==> flow/design.v <==
 `timescale 1ns / 1ps
module TIA(A,  
			Din,  
			Dout,  
			CS_n,  
			CS,  
			R_W_n,  
			RDY,  
			MASTERCLK,  
			BUS_EN,  
			idump_in,  
			Ilatch,  
			HSYNC,  
			HBLANK,  
			VSYNC,  
			VBLANK,  
			COLOROUT,  
			RES_n,  
			audv0,  
			audv1);  
   input [5:0] A;
   input [7:0] Din;
   output [7:0] Dout;
   input [2:0] 	CS_n;
   input 	CS;
   input 	R_W_n;
   output 	RDY;
   input 	MASTERCLK;
   input 	BUS_EN;
   input [1:0] 	Ilatch; 			 
   input [3:0] 	idump_in; 		 
   output 	HSYNC, HBLANK;
   output 	VSYNC, VBLANK;
   output [7:0] COLOROUT;
   input wire	RES_n;
   output reg [3:0] audv0, audv1;
   reg [7:0] 	Dout;
   wire 	HSYNC;
   reg 		VSYNC, VBLANK;
   reg [7:0] 	hCount;
   reg [3:0] 	hCountReset;
   reg clk_30;
   reg [7:0] clk_30_count;
   wire [3:0] Idump;
   wire [1:0] latchedInputsValue;
   reg 	      inputLatchEnabled, inputLatchReset;
   reg [1:0]  latchedInputs;
   always @(posedge MASTERCLK  )  
   begin
		if (~RES_n) begin
			hCount <= 8'd0;
			hCountReset[3:1] <= 3'd0;
			clk_30 <= 0;
			clk_30_count <= 0;
			latchedInputs <= 2'b11;
		end
		else begin
			if (inputLatchReset)
				 latchedInputs <= 2'b11;
			 else
				 latchedInputs <= latchedInputs & Ilatch;
			if (clk_30_count == 57) begin
				 clk_30 <= ~clk_30;
				 clk_30_count <= 0;
			 end else begin
				 clk_30_count <= clk_30_count + 1;
			 end
	 		 if ((hCountReset[3]) ||(hCount == 8'd227))			 
			    hCount <= 8'd0;
			 else
				 hCount <= hCount + 8'd1;
			 hCountReset[3:1] <= hCountReset[2:0];
		end
   end  
   assign HSYNC = (hCount >= 8'd20) && (hCount <  8'd36);
   assign HBLANK = (hCount < 8'd68);
   reg [7:0] player0Pos, r_player0Pos, player1Pos, r_player1Pos, missile0Pos, missile1Pos, ballPos;
   reg [4:0] player0Size, player1Size;
   reg [7:0] player0Color, player1Color, ballColor, pfColor, bgColor;
   reg [3:0] player0Motion, player1Motion, missile0Motion, missile1Motion,
				 ballMotion;
   reg 	     missile0Enable, missile1Enable, ballEnable, R_ballEnable;
   reg [1:0] ballSize;
   reg [19:0] pfGraphic, r_pfGraphic;
   reg [7:0]  player0Graphic, player1Graphic;
   reg [7:0]  R_player0Graphic, R_player1Graphic;
   reg 	      pfReflect, player0Reflect, player1Reflect;
   reg 	      prioCtrl;
   reg 	      pfColorCtrl;
   reg [14:0] collisionLatch;
   reg 	      missile0Lock, missile1Lock;
   reg 	      player0VertDelay, player1VertDelay, ballVertDelay;
   reg [3:0]  audc0, audc1;
   reg [4:0]  audf0, audf1;
   wire [7:0] pixelNum;
	assign pixelNum = (hCount >= 8'd68) ? (hCount - 8'd68) : 8'd227;
   wire [5:0] pfPixelNum;
   wire       pfPixelOn, pfLeftPixelVal, pfRightPixelVal;
   assign pfPixelNum = pixelNum[7:2];							 
   wire [63:0] pfGraphicExt = {44'd0, pfGraphic};	 
   assign pfLeftPixelVal  = pfGraphicExt[pfPixelNum];
   assign pfRightPixelVal = (pfReflect == 1'b0) ? pfGraphicExt[pfPixelNum - 6'd20]:
										pfGraphicExt[6'd39 - pfPixelNum];
   assign pfPixelOn = (pfPixelNum < 6'd20)? pfLeftPixelVal : pfRightPixelVal;
   wire       pl0PixelOn;
   wire [7:0] pl0Mask, pl0MaskDel;
	reg  [7:0] player0Gfx_2clk;							 
	reg        HBLANKdelay;
	assign pl0MaskDel = (player0VertDelay)? R_player0Graphic : player0Gfx_2clk;
   assign pl0Mask = (!player0Reflect)? pl0MaskDel : {pl0MaskDel[0], pl0MaskDel[1],
																	  pl0MaskDel[2], pl0MaskDel[3],
																	  pl0MaskDel[4], pl0MaskDel[5],
																	  pl0MaskDel[6], pl0MaskDel[7]};
	reg [7:0] r1_player0Pos, r2_player0Pos, r3_player0Pos;
	reg [7:0] r1_player1Pos, r2_player1Pos, r3_player1Pos;
	reg pl0Reset, pl1Reset;
	always @ (posedge MASTERCLK)
	if (~RES_n) begin
		r1_player0Pos <= 0; r2_player0Pos <= 0; r3_player0Pos <= 0; r_player0Pos <= 0;
		r1_player1Pos <= 0; r2_player1Pos <= 0; r3_player1Pos <= 0; r_player1Pos <= 0;
		pfGraphic <= 0; player0Gfx_2clk <= 0;
	end
	else if (BUS_EN)
	begin
		r1_player0Pos <= player0Pos;
		r2_player0Pos <= r1_player0Pos;
		r3_player0Pos <= r2_player0Pos;
		r_player0Pos  <= r3_player0Pos;
		r1_player1Pos <= player1Pos;
		r2_player1Pos <= r1_player1Pos;
		r3_player1Pos <= r2_player1Pos;
		r_player1Pos  <= r3_player1Pos;
		pfGraphic     	 <= r_pfGraphic;
		player0Gfx_2clk <= player0Graphic;
	end
	objPlayersPixelOn objpl0 (pixelNum, r_player0Pos, player0Size[2:0], pl0Mask, pl0Reset, pl0PixelOn);
   wire       pl1PixelOn;
   wire [7:0] pl1Mask, pl1MaskDel;
   assign pl1MaskDel = (player1VertDelay)? R_player1Graphic : player1Graphic;
   assign pl1Mask = (!player1Reflect)? pl1MaskDel : {pl1MaskDel[0], pl1MaskDel[1],
																	  pl1MaskDel[2], pl1MaskDel[3],
																	  pl1MaskDel[4], pl1MaskDel[5],
																	  pl1MaskDel[6], pl1MaskDel[7]};
   objPlayersPixelOn objpl1 (pixelNum, r_player1Pos, player1Size[2:0], pl1Mask, pl1Reset, pl1PixelOn);
   wire       mis0PixelOn, mis0PixelOut;
   wire [7:0] mis0ActualPos;
   reg  [7:0] mis0Mask;
   always @*
   begin
		case(player0Size[4:3])
		  2'd0: mis0Mask <= 8'h01;
		  2'd1: mis0Mask <= 8'h03;
		  2'd2: mis0Mask <= 8'h0F;
		  2'd3: mis0Mask <= 8'hFF;
		endcase
   end  
   assign mis0ActualPos = (missile0Lock)? player0Pos : missile0Pos;
   objPixelOn objpix1 (pixelNum, mis0ActualPos, player0Size[2:0], mis0Mask, mis0PixelOut);
   assign mis0PixelOn = mis0PixelOut && missile0Enable;
   wire mis1PixelOn, mis1PixelOut;
   wire [7:0] mis1ActualPos;
   reg [7:0]  mis1Mask;
	always @*
   begin
		case(player1Size[4:3])
		  2'd0: mis1Mask <= 8'h01;
		  2'd1: mis1Mask <= 8'h03;
		  2'd2: mis1Mask <= 8'h0F;
		  2'd3: mis1Mask <= 8'hFF;
		endcase
   end   
   assign mis1ActualPos = (missile1Lock) ? player1Pos : missile1Pos;
   objPixelOn objpix4 (pixelNum, mis1ActualPos, player1Size[2:0], mis1Mask, mis1PixelOut);
   assign mis1PixelOn = mis1PixelOut  & missile1Enable;			 
   wire ballPixelOut, ballPixelOn, ballEnableDel;
   reg [7:0] ballMask  ;
   always @*
   begin
		case(ballSize)
		  2'd0: ballMask <= 8'h01;
		  2'd1: ballMask <= 8'h03;
		  2'd2: ballMask <= 8'h0F;
		  2'd3: ballMask <= 8'hFF;
		endcase
   end  
   objPixelOn objball (pixelNum, ballPos, 3'd0, ballMask, ballPixelOut);
   assign ballEnableDel = ((ballVertDelay)? R_ballEnable : ballEnable);
   assign ballPixelOn = ballPixelOut && ballEnableDel;
   reg [7:0] pfActualColor;
   always @*
   begin
		if (pfColorCtrl)
		begin
	     if (pfPixelNum < 6'd20)
	       pfActualColor <= player0Color;
	     else
	       pfActualColor <= player1Color;
		end
		else
			pfActualColor <= pfColor;
   end  
   reg [7:0] pixelColor;
   assign COLOROUT = (HBLANK || HBLANKdelay) ? 8'b0 : pixelColor;				 
   always @*
   begin
		if (!prioCtrl)
		begin
		  if (pl0PixelOn || mis0PixelOn)
				 pixelColor <= player0Color;
		  else if( ballPixelOn)		 
				 pixelColor <=  pfColor  ;			 
		  else if (pl1PixelOn || mis1PixelOn)
				 pixelColor <= player1Color;
		  else if (pfPixelOn)
				 pixelColor <= pfActualColor;
		  else
				 pixelColor <= bgColor;
		end
		else begin
			if (pfPixelOn)
			  pixelColor <= pfActualColor;
		   else if( ballPixelOn)
				 pixelColor <=  pfColor;
			else if (pl0PixelOn || mis0PixelOn)
			  pixelColor <= player0Color;
		   else if (pl1PixelOn || mis1PixelOn)
			  pixelColor <= player1Color;
		   else if( ballPixelOn)
				 pixelColor <=  pfColor;
			else
			  pixelColor <= bgColor;
		end
   end  
   wire [14:0] collisions;
   reg 	      collisionLatchReset;
   assign collisions = {pl0PixelOn && pl1PixelOn, mis0PixelOn && mis1PixelOn,
								ballPixelOn && pfPixelOn,
								mis1PixelOn && pfPixelOn, mis1PixelOn && ballPixelOn,
								mis0PixelOn && pfPixelOn, mis0PixelOn && ballPixelOn,
								pl1PixelOn && pfPixelOn, pl1PixelOn && ballPixelOn,
								pl0PixelOn && pfPixelOn, pl0PixelOn && ballPixelOn,
								mis1PixelOn && pl0PixelOn, mis1PixelOn && pl1PixelOn,
								mis0PixelOn && pl1PixelOn, mis0PixelOn && pl0PixelOn};
	always @(posedge MASTERCLK)
   begin
		if (~RES_n || collisionLatchReset)
		  collisionLatch <= 15'b000000000000000;
		else
		  collisionLatch <= collisionLatch | collisions;
   end  
   reg wSync, wSyncReset;
   always @(posedge MASTERCLK)
   begin
		if (~RES_n)
			wSync <= 1'b0;
		else if (hCount == 8'd3)
			wSync <= 1'b0;
		else if (wSyncReset && hCount > 8'd5)
			wSync <= 1'b1;
   end  
   assign RDY = ~wSync;
   assign latchedInputsValue = (inputLatchEnabled)? latchedInputs : Ilatch;
   reg inputDumpEnabled;
   assign Idump = (inputDumpEnabled)? 4'b0000 : idump_in;
   always @(posedge MASTERCLK)
   begin
		if (~RES_n) begin
			inputLatchEnabled <= 1'b0;
			inputDumpEnabled <= 1'b0;
			VSYNC <= 1'b0;
			player0Pos <= 8'd0; player1Pos <= 8'd0;
			missile0Pos <= 8'd0; missile1Pos <= 8'd0; ballPos <= 8'd0;
			player0Size <= 5'd0; player1Size <= 5'd0;
			player0Color <= 8'd0; player1Color <= 8'd0; pfColor <= 8'd0; bgColor <= 8'd0;
			pfReflect <= 1'b0; pfColorCtrl <= 1'b0; prioCtrl <= 1'b0; ballSize <= 2'd0;
			player0Reflect <= 1'b0; player1Reflect <= 1'b0;
			r_pfGraphic <= 20'd0;
			audc0 <= 4'd0; audc1 <= 4'd0; audf0 <= 5'd0; audf1 <= 5'd0;
			audv0 <= 4'd0; audv1 <= 4'd0;
			player0Graphic <= 8'd0; player1Graphic <= 8'd0;
			R_player0Graphic <= 8'd0; R_player1Graphic <= 8'd0;
			ballEnable <= 1'b0; R_ballEnable <= 1'b0;
			missile0Enable <= 1'b0; missile1Enable <= 1'b0;
			player0Motion <= 4'd0; player1Motion <= 4'd0; missile0Motion <= 4'd0;
			missile1Motion <= 4'd0; ballMotion <= 4'd0;
			player0VertDelay <= 1'b0; player1VertDelay <= 1'b0; ballVertDelay <= 1'b0;
			missile0Lock <= 1'b0; missile1Lock <= 1'b0;
			inputLatchReset <= 1'b0;
			collisionLatchReset <= 1'b0;
			hCountReset[0] <= 1'b0;
			wSyncReset <= 1'b0;
			Dout <= 8'b00000000;
			VBLANK <= 0;
			pl0Reset <= 0;
			pl1Reset <= 0;
			HBLANKdelay <= 0;
		end
		else if (!BUS_EN) begin
		end
		else if (CS && !CS_n) begin
			inputLatchReset <= ({R_W_n, A[5:0]} == 7'h01 && Din[6] && !inputLatchEnabled);
			collisionLatchReset <= ({R_W_n, A[5:0]} == 7'h2C);
			hCountReset[0] <= ({R_W_n, A[5:0]} == 7'h03);
			wSyncReset <= ({R_W_n, A[5:0]} == 7'h02) && !wSync;
			case({R_W_n, A[5:0]})
			  7'h70: 	Dout <= {collisionLatch[1:0],6'b000000};
			  7'h71: 	Dout <= {collisionLatch[3:2],6'b000000};
			  7'h72: 	Dout <= {collisionLatch[5:4],6'b000000};
			  7'h73: 	Dout <= {collisionLatch[7:6],6'b000000};
			  7'h74: 	Dout <= {collisionLatch[9:8],6'b000000};
			  7'h75: 	Dout <= {collisionLatch[11:10],6'b000000};
			  7'h76: 	Dout <= {collisionLatch[12],7'b0000000};
			  7'h77: 	Dout <= {collisionLatch[14:13],6'b000000};
			  7'h78: 	Dout <= {Idump[0], 7'b0000000};
			  7'h79: 	Dout <= {Idump[1], 7'b0000000};
			  7'h7A: 	Dout <= {Idump[2], 7'b0000000};
			  7'h7B: 	Dout <= {Idump[3], 7'b0000000};
			  7'h7C: 	Dout <= {latchedInputsValue[0], 7'b0000000};
			  7'h7D: 	Dout <= {latchedInputsValue[1], 7'b0000000};
			  7'h00: VSYNC <= Din[1];
			  7'h01: begin
					inputLatchEnabled <= Din[6];
					inputDumpEnabled <= Din[7];
					VBLANK <= Din[1];
			  end
			  7'h02:	begin
			  		pl0Reset <= 0;
					pl1Reset <= 0;
				end
			  7'h03:;
			  7'h04: player0Size <= {Din[5:4],Din[2:0]};
			  7'h05: player1Size <= {Din[5:4],Din[2:0]};
			  7'h06: player0Color <= Din;
			  7'h07: player1Color <= Din;
			  7'h08: pfColor <= Din;
			  7'h09: bgColor <= Din;
			  7'h0A: begin
					pfReflect <= Din[0];
					pfColorCtrl <= Din[1];
					prioCtrl <= Din[2];
					ballSize <= Din[5:4];
			  end
			  7'h0B: player0Reflect <= Din[3];
			  7'h0C: player1Reflect <= Din[3];
			  7'h0D: r_pfGraphic[3:0] <= Din[7:4];    
			  7'h0E: r_pfGraphic[11:4] <= {Din[0], Din[1], Din[2], Din[3], Din[4], Din[5], Din[6], Din[7]};  
			  7'h0F: r_pfGraphic[19:12] <= Din[7:0];   
			  7'h10:
			   begin
						player0Pos <= pixelNum + 2;   	 
						if( hCount <  8'd68)					 
						   player0Pos <= 0;
						pl0Reset <= 1;
			   end
			  7'h11:
			   begin
						player1Pos <= pixelNum + 2;		 
						if( hCount <  8'd68)					 
						   player1Pos <= 0;
						pl1Reset <= 1;
			   end
			  7'h12: missile0Pos <= pixelNum + 1;
			  7'h13: missile1Pos <= pixelNum + 1;
			  7'h14:
			   begin
					ballPos <= pixelNum   - 1 +  1;					 
					if( hCount <  8'd68)				 
						ballPos <= hCount - 8'd68 + 8'd2;
				end
			  7'h15: audc0 <= Din[3:0];
			  7'h16: audc1 <= Din[3:0];
			  7'h17: audf0 <= Din[4:0];
			  7'h18: audf1 <= Din[4:0];
			  7'h19: audv0 <= Din[3:0];
			  7'h1A: audv1 <= Din[3:0];
			  7'h1B: begin
					player0Graphic <= {Din[0], Din[1], Din[2], Din[3],
										  	 Din[4], Din[5], Din[6], Din[7]};
					R_player1Graphic <= player1Graphic;
			  end
			  7'h1C: begin
					player1Graphic <= {Din[0], Din[1], Din[2], Din[3],
											 Din[4], Din[5], Din[6], Din[7]};
					R_player0Graphic <= player0Graphic;
					R_ballEnable <= ballEnable;
			  end
			  7'h1D: missile0Enable <= Din[1];
			  7'h1E: missile1Enable <= Din[1];
			  7'h1F: ballEnable <= Din[1];
			  7'h20: player0Motion <= Din[7:4];
			  7'h21: player1Motion <= Din[7:4];
			  7'h22: missile0Motion <= Din[7:4];
			  7'h23: missile1Motion <= Din[7:4];
			  7'h24: ballMotion <= Din[7:4];
			  7'h25: player0VertDelay <= Din[0];
			  7'h26: player1VertDelay <= Din[0];
			  7'h27: ballVertDelay <= Din[0];
			  7'h28: missile0Lock <= Din[1];
			  7'h29: missile1Lock <= Din[1];
			  7'h2A: begin
					player0Pos <= player0Pos - {{4{player0Motion[3]}}, player0Motion[3:0]};
					player1Pos <= player1Pos - {{4{player1Motion[3]}},	player1Motion[3:0]};
					missile0Pos <= missile0Pos - {{4{missile0Motion[3]}},	missile0Motion[3:0]};
					missile1Pos <= missile1Pos - {{4{missile1Motion[3]}},	missile1Motion[3:0]};
					ballPos <= ballPos - {{4{ballMotion[3]}},ballMotion[3:0]};
					if( ballPos - {{4{ballMotion[3]}},ballMotion[3:0]} >= 8'd227)
						ballPos <= 0;
					if( HBLANK) begin
						HBLANKdelay <= 1;
					end
			  end
			  7'h2B: begin
					player0Motion <= 0;  
					player1Motion <= 0;  
					missile0Motion <= 0;  
					missile1Motion <= 0;  
					ballMotion <= 0;  
			  end
			  7'h2C:;
			  default: Dout <= 8'b00000000;
			endcase
		end  
		else begin
			inputLatchReset <= 1'b0;
			collisionLatchReset <= 1'b0;
			hCountReset[0] <= 1'b0;
			wSyncReset <= 1'b0;
			Dout <= 8'b00000000;
			if( HBLANK) begin
				pl0Reset <= 0;
				pl1Reset <= 0;
			end
			if( hCount >= (8'd68 + 8'd7)) HBLANKdelay <= 0;
		end
  end  
endmodule
module objPixelOn(pixelNum, objPos, objSize, objMask, pixelOn);
   input [7:0] pixelNum, objPos, objMask;
   input [2:0] objSize;
   output      pixelOn;
   wire [7:0]  objIndex;
   wire [8:0]  objByteIndex;
   wire        objMaskOn, objPosOn;
   reg 	       objSizeOn;
   reg [2:0]   objMaskSel;
	assign objIndex = pixelNum - objPos - 8'd1;
   assign objByteIndex = 9'b1 << (objIndex[7:3]);
   always @*
   begin
		case (objSize)
		  3'd0: objSizeOn <= (objByteIndex & 9'b00000001) != 0;
		  3'd1: objSizeOn <= (objByteIndex & 9'b00000101) != 0;		 
		  3'd2: objSizeOn <= (objByteIndex & 9'b00010001) != 0;
		  3'd3: objSizeOn <= (objByteIndex & 9'b00010101) != 0;
		  3'd4: objSizeOn <= (objByteIndex & 9'b10000001) != 0;
		  3'd5: objSizeOn <= (objByteIndex & 9'b00000011) != 0;
		  3'd6: objSizeOn <= (objByteIndex &  9'b100010001) != 0;		 
		  3'd7: objSizeOn <= (objByteIndex & 9'b00001111) != 0;
		endcase
   end  
   always @*
   begin
		case (objSize)
		  3'd5: objMaskSel <= objIndex[3:1];
		  3'd7: objMaskSel <= objIndex[4:2];
		  default: objMaskSel <= objIndex[2:0];
		endcase
   end  
   assign objMaskOn = objMask[objMaskSel];
   assign objPosOn = (pixelNum > objPos) && ({1'b0, pixelNum} <= {1'b0, objPos} + 9'd72);
   assign pixelOn = objSizeOn && objMaskOn && objPosOn;
endmodule
module objPlayersPixelOn(pixelNum, objPos, objSize, objMask, plReset, pixelOn);
   input [7:0] pixelNum, objPos, objMask;
   input [2:0] objSize;
	input  		plReset;
   output      pixelOn;
   wire [7:0]  objIndex;
   wire [8:0]  objByteIndex;
   wire        objMaskOn, objPosOn;
   reg 	       objSizeOn;
   reg [2:0]   objMaskSel;
	assign objIndex = pixelNum - objPos - 8'd1;
   assign objByteIndex = 9'b1 << (objIndex[7:3]);
   always @*
   begin
		case (objSize)
		  3'd0: objSizeOn <= (objByteIndex & 9'b00000001 & ~plReset) != 0;
		  3'd1: objSizeOn <= (plReset) ? ((objByteIndex & 9'b00000100) != 0) : ((objByteIndex & 9'b0000101) != 0);
		  3'd2: objSizeOn <= (plReset) ? ((objByteIndex & 9'b00010000) != 0) : ((objByteIndex & 9'b00010001) != 0);
		  3'd3: objSizeOn <= (plReset) ? ((objByteIndex & 9'b00010100) != 0) : ((objByteIndex & 9'b00010101) != 0);
		  3'd4: objSizeOn <= (objByteIndex & 9'b10000001 & ~plReset) != 0;
		  3'd5: objSizeOn <= (objByteIndex & 9'b00000011 & ~plReset) != 0;
		  3'd6: objSizeOn <= (plReset) ? ((objByteIndex &  9'b100010000) != 0) : ((objByteIndex &  9'b100010001) != 0);
		  3'd7: objSizeOn <= (objByteIndex & 9'b00001111 & ~plReset) != 0;
		endcase
   end  
   always @*
   begin
		case (objSize)
		  3'd5: objMaskSel <= objIndex[3:1];
		  3'd7: objMaskSel <= objIndex[4:2];
		  default: objMaskSel <= objIndex[2:0];
		endcase
   end  
   assign objMaskOn = objMask[objMaskSel];
   assign objPosOn = (pixelNum > objPos) && ({1'b0, pixelNum} <= {1'b0, objPos} + 9'd72);
   assign pixelOn = objSizeOn && objMaskOn && objPosOn;
endmodule
# ---- From RTL to reports: TIA
# Module TIA before and after one edit of its RTL, step after step.
# "orig" refers to lines of the RTL above, "edited" to lines of the edited file.
# "change" is "edited" less "orig", of the values as shown; "change_rel_pct" is that difference over "orig", in percent.
# Operators: Yosys type, input widths -> output width; for muxes data width and select width s.
# Library cell names are shortened.
# A cell with -- has no value.
dict set report inputs {
  top_module {TIA}
  clock_port {MASTERCLK}
  lib {sky130hd}
  pvt_corner {tt_025C_1v80}
}

# ---- Diff
# The edit as a unified diff against the file above.
# The edit is scripted, without regard to the design's behaviour, which it may alter; it was not made to optimise anything.
# begin of diff
@@ -21,5 +21,5 @@
    input [5:0] A;
    input [7:0] Din;
-   output [7:0] Dout;
+   output [6:0] Dout;
    input [2:0] 	CS_n;
    input 	CS;
@@ -35,5 +35,5 @@
    input wire	RES_n;
    output reg [3:0] audv0, audv1;
-   reg [7:0] 	Dout;
+   reg [6:0] 	Dout;
    wire 	HSYNC;
    reg 		VSYNC, VBLANK;
# end of diff

# ---- Word level
# Counts by Yosys on the flattened word-level netlist (proc, flatten, opt, wreduce; memories kept). Register bits leave out memories and registers merged into their read ports (data or address). Print and check cells are left out. Cells with the same type and inputs are merged into one.
# element orig edited change change_rel_pct
set classes {}
lappend classes {add_sub_neg 29 29 0 0.00}
lappend classes {compare 18 18 0 0.00}
lappend classes {eq_ne 88 81 -7 -7.95}
lappend classes {n_shift 13 13 0 0.00}
lappend classes {mux 71 68 -3 -4.23}
lappend classes {bitwise 15 14 -1 -6.67}
lappend classes {reduce_logical 142 138 -4 -2.82}
# cell orig edited change change_rel_pct
set op_table {}
lappend op_table {{$eq 7x7->1 const B} 14 7 -7 -50.00}
lappend op_table {{$logic_and 1x1->1} 38 36 -2 -5.26}
lappend op_table {{$mux 8} 23 22 -1 -4.35}
lappend op_table {{$mux 1} 22 21 -1 -4.55}
lappend op_table {{$reduce_or 2->1} 3 2 -1 -33.33}
lappend op_table {{$logic_not 1->1} 2 1 -1 -50.00}
lappend op_table {{$and 2x2->2} 1 0 -1 -100.00}
lappend op_table {{$mux 2} 1 0 -1 -100.00}
lappend op_table {{$mux 4} 1 0 -1 -100.00}
lappend op_table {{$pmux 8 s15} 1 0 -1 -100.00}
lappend op_table {{$mux 7} 0 1 1 --}
lappend op_table {{$pmux 7 s8} 0 1 1 --}
# Operator kinds equal on both sides are left out: 61.
# element orig edited change change_rel_pct
set bits {}
lappend bits {reg_bits 318 312 -6 -1.89}
lappend bits {out_inout_bits 29 28 -1 -3.45}
lappend bits {word_cells 443 424 -19 -4.29}

# ---- Logic depth
# Depth = most cells in a row (Yosys ltp): at word level without a register or memory, in the mapped netlist without a sequential cell, where the memories' decode and read muxes count.
# element orig edited change change_rel_pct
set depth {}
lappend depth {ltp_word 17 17 0 0.00}
lappend depth {ABC_AREA 0 0 -- --}
lappend depth {depth_mapped 26 24 -2 -7.69}
lappend depth {mapped_depth_nobuf 21 19 -2 -9.52}

# ---- Synthesis result
# Yosys stat after the flow's synthesis: flattened, memories mapped to cells. It holds for the ABC_AREA given above (unset counts as 0); a run with the other value may have another netlist.
# element orig edited change change_rel_pct
set mapped {}
lappend mapped {cells 2655 2565 -90 -3.39}
lappend mapped {area_um2 21738.3 20813.7 -924.6 -4.25}
lappend mapped {ffs 312 298 -14 -4.49}
lappend mapped {n_buf 158 159 1 0.63}
# cell orig edited change change_rel_pct
set by_type {}
lappend by_type {nor2_1 149 329 180 120.81}
lappend by_type {nor2b_1 169 36 -133 -78.70}
lappend by_type {nand2_1 348 238 -110 -31.61}
lappend by_type {a21boi_0 113 6 -107 -94.69}
lappend by_type {a21oi_1 114 198 84 73.68}
lappend by_type {mux2i_1 160 199 39 24.38}
lappend by_type {o211a_1 38 5 -33 -86.84}
lappend by_type {o21ai_0 81 110 29 35.80}
lappend by_type {nand3_1 83 66 -17 -20.48}
lappend by_type {a211oi_1 22 37 15 68.18}
lappend by_type {xor2_1 22 37 15 68.18}
lappend by_type {dfxtp_1 312 298 -14 -4.49}
lappend by_type {o22ai_1 12 25 13 108.33}
lappend by_type {nand4_1 28 18 -10 -35.71}
lappend by_type {buf_2 9 19 10 111.11}
lappend by_type {a31oi_1 36 27 -9 -25.00}
lappend by_type {and3_1 19 10 -9 -47.37}
lappend by_type {o311ai_0 13 4 -9 -69.23}
# Cell types equal on both sides are left out: 27.
# Not every row of either side is listed.
# The figures by module come from a second, unflattened synthesis with its own total; it is not the netlist above.
# element orig edited change change_rel_pct
set hier_totals {}
lappend hier_totals {cells_unflattened 2635 2568 -67 -2.54}
lappend hier_totals {hier_area_um2 21578.2 20697.4 -880.8 -4.08}
# Rows give one instance, submodules left out.
# mod n_inst cells area_um2 mod_seq_area_um2
set modules_orig {}
lappend modules_orig {TIA 1 1940 16564.6 6246.0}
lappend modules_orig {objPixelOn 3 133 974.7 0.0}
lappend modules_orig {objPlayersPixelOn 2 148 1044.8 0.0}
# mod n_inst cells area_um2 mod_seq_area_um2
set modules_edited {}
lappend modules_edited {TIA 1 1879 15758.9 5965.7}
lappend modules_edited {objPixelOn 3 131 949.7 0.0}
lappend modules_edited {objPlayersPixelOn 2 148 1044.8 0.0}

# ---- Path before layout
# OpenSTA on the mapped netlist: ideal clock, no wires. The path of least setup slack (recovery checks aside). Input and output delay are each 20% of the period. Register names are those of the netlist, which keeps one name where synthesis merged equal registers.
# element orig edited change change_rel_pct
set synth_timing {}
lappend synth_timing {path_kind reg2out reg2out -- --}
lappend synth_timing {start {reg hCount[1]} {reg hCount[2]} -- --}
lappend synth_timing {end {out COLOROUT[6]} {out COLOROUT[5]} -- --}
lappend synth_timing {period_ps 12000 12000 0 0.00}
lappend synth_timing {output_delay_ps 2400 2400 0 0.00}
lappend synth_timing {t_arrival_ps 5357 4933 -424 -7.91}
lappend synth_timing {slack_ps 4243 4667 424 --}
lappend synth_timing {path_delay_ps 5357 4933 -424 -7.91}
lappend synth_timing {path_stages 26 24 -2 -7.69}
lappend synth_timing {period_less_setup_slack_ps 7757 7333 -424 -5.47}
# "path_delay_ps" is the arrival time less input delay plus setup time.
# At an output port there is no setup time.
# "path_stages" counts driving pins, that of a launching flip-flop among them; a cell with two outputs on the path counts twice.
# "period_less_setup_slack_ps" is the clock period less the worst setup slack; recovery checks do not enter. This is arithmetic on one report: input and output delays are still those of the set period (20% each).
# The rows between start and end are the longest chain of elaborated cells between them; the timing report does not say that the signal goes this way. Where chains are equally long, one stands for them.
# Each line given opens the expression or statement behind the cell; cells for indexed reads and writes are added by Yosys, which also makes memories of some case tables.
# At most two assigning lines are given for a register; there are more.
dict set report synth_via_orig {
  cell_sequence {dfxtp_1 inv_1 clkbuf_1 ha_1 and2_1 a221oi_2 buf_2 buf_2 nor2_1 inv_1 ha_1 ha_1 nand2b_1 a211oi_1 a21oi_1 o21ai_1 o21ai_1 xnor2_1 a211o_1 a31oi_1 o31a_4 or2_1 buf_6 buf_6 a311o_1 a21oi_1}
  elab_chain_len 17
  cone_cells 133
  classes_between {add/sub: 13; compare: 13; shift: 13; mux: 31; logic: 9; reduce/logical: 54}
}
# element line
set synth_lines_orig {}
lappend synth_lines_orig {{start: declaration} 40} ;# reg [7:0] hCount;
lappend synth_lines_orig {{start: assignment} 51} ;# hCount <= 8'd0;
lappend synth_lines_orig {{start: assignment} 71} ;# hCount <= hCount + 8'd1;
lappend synth_lines_orig {{$ge 8x7->1} 96} ;# assign pixelNum = (hCount >= 8'd68) ? (hCount - 8'd68) : 8'd227;
lappend synth_lines_orig {{$mux 8} 96}
lappend synth_lines_orig {{$sub 8x8->8} 483} ;# assign objIndex = pixelNum - objPos - 8'd1;
lappend synth_lines_orig {{$sub 8x1->8} 483}
lappend synth_lines_orig {{$shl 1x5->9} 484} ;# assign objByteIndex = 9'b1 << (objIndex[7:3]);
lappend synth_lines_orig {{$and 4x32->32} 495} ;# 3'd7: objSizeOn <= (objByteIndex & 9'b00001111 & ~plReset) != 0;
lappend synth_lines_orig {{$reduce_bool 32->1} 495}
lappend synth_lines_orig {{[3 not listed]} --}
lappend synth_lines_orig {{$logic_or 1x1->1} 226} ;# else if (pl1PixelOn || mis1PixelOn)
lappend synth_lines_orig {{$mux 8} 226}
lappend synth_lines_orig {{$mux 8} 224} ;# else if (pl0PixelOn || mis0PixelOn)
lappend synth_lines_orig {{$mux 8} 222} ;# else if( ballPixelOn)
lappend synth_lines_orig {{$mux 8} 220} ;# if (pfPixelOn)
lappend synth_lines_orig {{$mux 8} 206} ;# if (!prioCtrl)
lappend synth_lines_orig {{$mux 8} 203} ;# assign COLOROUT = (HBLANK || HBLANKdelay) ? 8'b0 : pixelColor;
lappend synth_lines_orig {{end: declaration} 34} ;# output [7:0] COLOROUT;
dict set report synth_via_edited {
  cell_sequence {dfxtp_1 buf_2 inv_1 ha_1 buf_4 a21bo_1 buf_2 o21ai_4 nor2_1 inv_1 ha_1 or2_2 a221oi_1 nor2_1 xor2_1 a221o_1 a32o_1 a222oi_1 nand4_1 o2bb2ai_2 nor2b_1 buf_2 a32oi_1 o211ai_1}
  elab_chain_len 17
  cone_cells 133
  classes_between {add/sub: 13; compare: 13; shift: 13; mux: 31; logic: 9; reduce/logical: 54}
}
# element line
set synth_lines_edited {}
lappend synth_lines_edited {{start: declaration} 40} ;# reg [7:0] hCount;
lappend synth_lines_edited {{start: assignment} 51} ;# hCount <= 8'd0;
lappend synth_lines_edited {{start: assignment} 71} ;# hCount <= hCount + 8'd1;
lappend synth_lines_edited {{$ge 8x7->1} 96} ;# assign pixelNum = (hCount >= 8'd68) ? (hCount - 8'd68) : 8'd227;
lappend synth_lines_edited {{$mux 8} 96}
lappend synth_lines_edited {{$sub 8x8->8} 483} ;# assign objIndex = pixelNum - objPos - 8'd1;
lappend synth_lines_edited {{$sub 8x1->8} 483}
lappend synth_lines_edited {{$shl 1x5->9} 484} ;# assign objByteIndex = 9'b1 << (objIndex[7:3]);
lappend synth_lines_edited {{$and 4x32->32} 495} ;# 3'd7: objSizeOn <= (objByteIndex & 9'b00001111 & ~plReset) != 0;
lappend synth_lines_edited {{$reduce_bool 32->1} 495}
lappend synth_lines_edited {{[3 not listed]} --}
lappend synth_lines_edited {{$logic_or 1x1->1} 226} ;# else if (pl1PixelOn || mis1PixelOn)
lappend synth_lines_edited {{$mux 8} 226}
lappend synth_lines_edited {{$mux 8} 224} ;# else if (pl0PixelOn || mis0PixelOn)
lappend synth_lines_edited {{$mux 8} 222} ;# else if( ballPixelOn)
lappend synth_lines_edited {{$mux 8} 220} ;# if (pfPixelOn)
lappend synth_lines_edited {{$mux 8} 206} ;# if (!prioCtrl)
lappend synth_lines_edited {{$mux 8} 203} ;# assign COLOROUT = (HBLANK || HBLANKdelay) ? 8'b0 : pixelColor;
lappend synth_lines_edited {{end: declaration} 34} ;# output [7:0] COLOROUT;

# ---- Worst path after layout
# From the final timing report of the runs of set A: the path of least setup slack in the routed layout; clock arrival at registers is part of the times.
# The report prints the path's times to 10 ps; the period is as set.
# element orig edited change change_rel_pct
set layout_timing {}
lappend layout_timing {path_kind reg2out reg2out -- --}
lappend layout_timing {start {reg hCount[2]} {reg hCount[3]} -- --}
lappend layout_timing {end {out COLOROUT[3]} {out COLOROUT[5]} -- --}
lappend layout_timing {period_ps 10900 10900 0 0.00}
lappend layout_timing {output_delay_ps 2180 2180 0 0.00}
lappend layout_timing {t_arrival_ps 7800 7400 -400 -5.13}
lappend layout_timing {slack_ps 920 1320 400 --}
lappend layout_timing {path_stages 22 21 -1 -4.55}
# The rows between start and end are the longest chain of elaborated cells between them; the timing report does not say that the signal goes this way. Where chains are equally long, one stands for them.
# At most two assigning lines are given for a register; there are more.
dict set report layout_via_orig {
  cell_sequence {dfxtp_1 buf_4 clkinv_1 ha_1 or3b_4 a221o_2 nand2_1 inv_2 ha_1 a21oi_1 a41oi_2 a21oi_2 a31oi_1 o211ai_1 or4b_1 a211oi_1 o31a_4 or2_1 a32oi_1 o211a_1 o21ai_1 clkdlybuf4s50_1}
  elab_chain_len 17
  cone_cells 133
  classes_between {add/sub: 13; compare: 13; shift: 13; mux: 31; logic: 9; reduce/logical: 54}
}
# element line
set layout_lines_orig {}
lappend layout_lines_orig {{start: declaration} 40} ;# reg [7:0] hCount;
lappend layout_lines_orig {{start: assignment} 51} ;# hCount <= 8'd0;
lappend layout_lines_orig {{start: assignment} 71} ;# hCount <= hCount + 8'd1;
lappend layout_lines_orig {{$ge 8x7->1} 96} ;# assign pixelNum = (hCount >= 8'd68) ? (hCount - 8'd68) : 8'd227;
lappend layout_lines_orig {{$mux 8} 96}
lappend layout_lines_orig {{$sub 8x8->8} 483} ;# assign objIndex = pixelNum - objPos - 8'd1;
lappend layout_lines_orig {{$sub 8x1->8} 483}
lappend layout_lines_orig {{$shl 1x5->9} 484} ;# assign objByteIndex = 9'b1 << (objIndex[7:3]);
lappend layout_lines_orig {{$and 4x32->32} 495} ;# 3'd7: objSizeOn <= (objByteIndex & 9'b00001111 & ~plReset) != 0;
lappend layout_lines_orig {{$reduce_bool 32->1} 495}
lappend layout_lines_orig {{[3 not listed]} --}
lappend layout_lines_orig {{$logic_or 1x1->1} 226} ;# else if (pl1PixelOn || mis1PixelOn)
lappend layout_lines_orig {{$mux 8} 226}
lappend layout_lines_orig {{$mux 8} 224} ;# else if (pl0PixelOn || mis0PixelOn)
lappend layout_lines_orig {{$mux 8} 222} ;# else if( ballPixelOn)
lappend layout_lines_orig {{$mux 8} 220} ;# if (pfPixelOn)
lappend layout_lines_orig {{$mux 8} 206} ;# if (!prioCtrl)
lappend layout_lines_orig {{$mux 8} 203} ;# assign COLOROUT = (HBLANK || HBLANKdelay) ? 8'b0 : pixelColor;
lappend layout_lines_orig {{end: declaration} 34} ;# output [7:0] COLOROUT;
dict set report layout_via_edited {
  cell_sequence {dfxtp_1 inv_1 ha_1 a21boi_4 a21oi_2 and2_0 inv_1 buf_4 ha_1 a21o_1 nor2_1 a31oi_1 xor2_1 inv_1 a32o_1 a221o_1 o2bb2ai_2 nor2_2 o311ai_1 o211ai_1 clkdlybuf4s50_1}
  elab_chain_len 17
  cone_cells 133
  classes_between {add/sub: 13; compare: 13; shift: 13; mux: 31; logic: 9; reduce/logical: 54}
}
# element line
set layout_lines_edited {}
lappend layout_lines_edited {{start: declaration} 40} ;# reg [7:0] hCount;
lappend layout_lines_edited {{start: assignment} 51} ;# hCount <= 8'd0;
lappend layout_lines_edited {{start: assignment} 71} ;# hCount <= hCount + 8'd1;
lappend layout_lines_edited {{$ge 8x7->1} 96} ;# assign pixelNum = (hCount >= 8'd68) ? (hCount - 8'd68) : 8'd227;
lappend layout_lines_edited {{$mux 8} 96}
lappend layout_lines_edited {{$sub 8x8->8} 483} ;# assign objIndex = pixelNum - objPos - 8'd1;
lappend layout_lines_edited {{$sub 8x1->8} 483}
lappend layout_lines_edited {{$shl 1x5->9} 484} ;# assign objByteIndex = 9'b1 << (objIndex[7:3]);
lappend layout_lines_edited {{$and 4x32->32} 495} ;# 3'd7: objSizeOn <= (objByteIndex & 9'b00001111 & ~plReset) != 0;
lappend layout_lines_edited {{$reduce_bool 32->1} 495}
lappend layout_lines_edited {{[3 not listed]} --}
lappend layout_lines_edited {{$logic_or 1x1->1} 226} ;# else if (pl1PixelOn || mis1PixelOn)
lappend layout_lines_edited {{$mux 8} 226}
lappend layout_lines_edited {{$mux 8} 224} ;# else if (pl0PixelOn || mis0PixelOn)
lappend layout_lines_edited {{$mux 8} 222} ;# else if( ballPixelOn)
lappend layout_lines_edited {{$mux 8} 220} ;# if (pfPixelOn)
lappend layout_lines_edited {{$mux 8} 206} ;# if (!prioCtrl)
lappend layout_lines_edited {{$mux 8} 203} ;# assign COLOROUT = (HBLANK || HBLANKdelay) ? 8'b0 : pixelColor;
lappend layout_lines_edited {{end: declaration} 34} ;# output [7:0] COLOROUT;

# ---- Layout results
# Runs of the flow (Yosys, OpenROAD) on both versions; the two runs of a pair have the same settings. The constraints put input and output delay at 20% of the set period each and load the outputs with 0.01 pF.
dict set report flow_settings_set_A {
  CORE_UTILIZATION 40
  PLACE_DENSITY 0.6
  period_ns 10.9
  CAP_MARGIN 20
  CORE_MARGIN 2
  SLEW_MARGIN 20
}
# element orig edited change change_rel_pct
set measured_set_A {}
lappend measured_set_A {ys_area_um2 21738.3 20813.7 -924.6 -4.25}
lappend measured_set_A {die_um2 56225.9 53875.1 -2350.8 -4.18}
lappend measured_set_A {util_pct 44.6 44.6 0.0 --}
lappend measured_set_A {ws_setup_ps 924 1320 396 --}
lappend measured_set_A {timing.setup.tns_ps 0 0 0 --}
lappend measured_set_A {final_hold_ws_ps 433 436 3 --}
lappend measured_set_A {achieved_clock_period_ps 9976 9580 -396 -3.97}
dict set report flow_settings_set_B {
  ABC_AREA 0
  CELL_PAD_IN_SITES_DETAIL_PLACEMENT 1
  CORE_MARGIN 3
  CORE_UTILIZATION 53
  GPL_TIMING_DRIVEN 0
  HOLD_SLACK_MARGIN 0.23
  MAX_ROUTING_LAYER {met5}
  PLACE_DENSITY 0.56
  SETUP_SLACK_MARGIN 1.91
  SLEW_MARGIN 10
  period_ns 9.08
  CAP_MARGIN 20
}
# element orig edited change change_rel_pct
set measured_set_B {}
lappend measured_set_B {ys_area_um2 21738.3 20813.7 -924.6 -4.25}
lappend measured_set_B {die_um2 43482.7 41685.4 -1797.3 -4.13}
lappend measured_set_B {util_pct 65.9 63.3 -2.6 --}
lappend measured_set_B {ws_setup_ps -20 1479 1499 --}
lappend measured_set_B {timing.setup.tns_ps -20 0 20 --}
lappend measured_set_B {final_hold_ws_ps 448 456 8 --}
lappend measured_set_B {achieved_clock_period_ps 9100 7601 -1499 -16.47}
# "achieved_clock_period_ps": clock period set for the run, less the worst setup slack. It is reckoned from that one timing run; input and output delays stay at 20% of the period that was set.
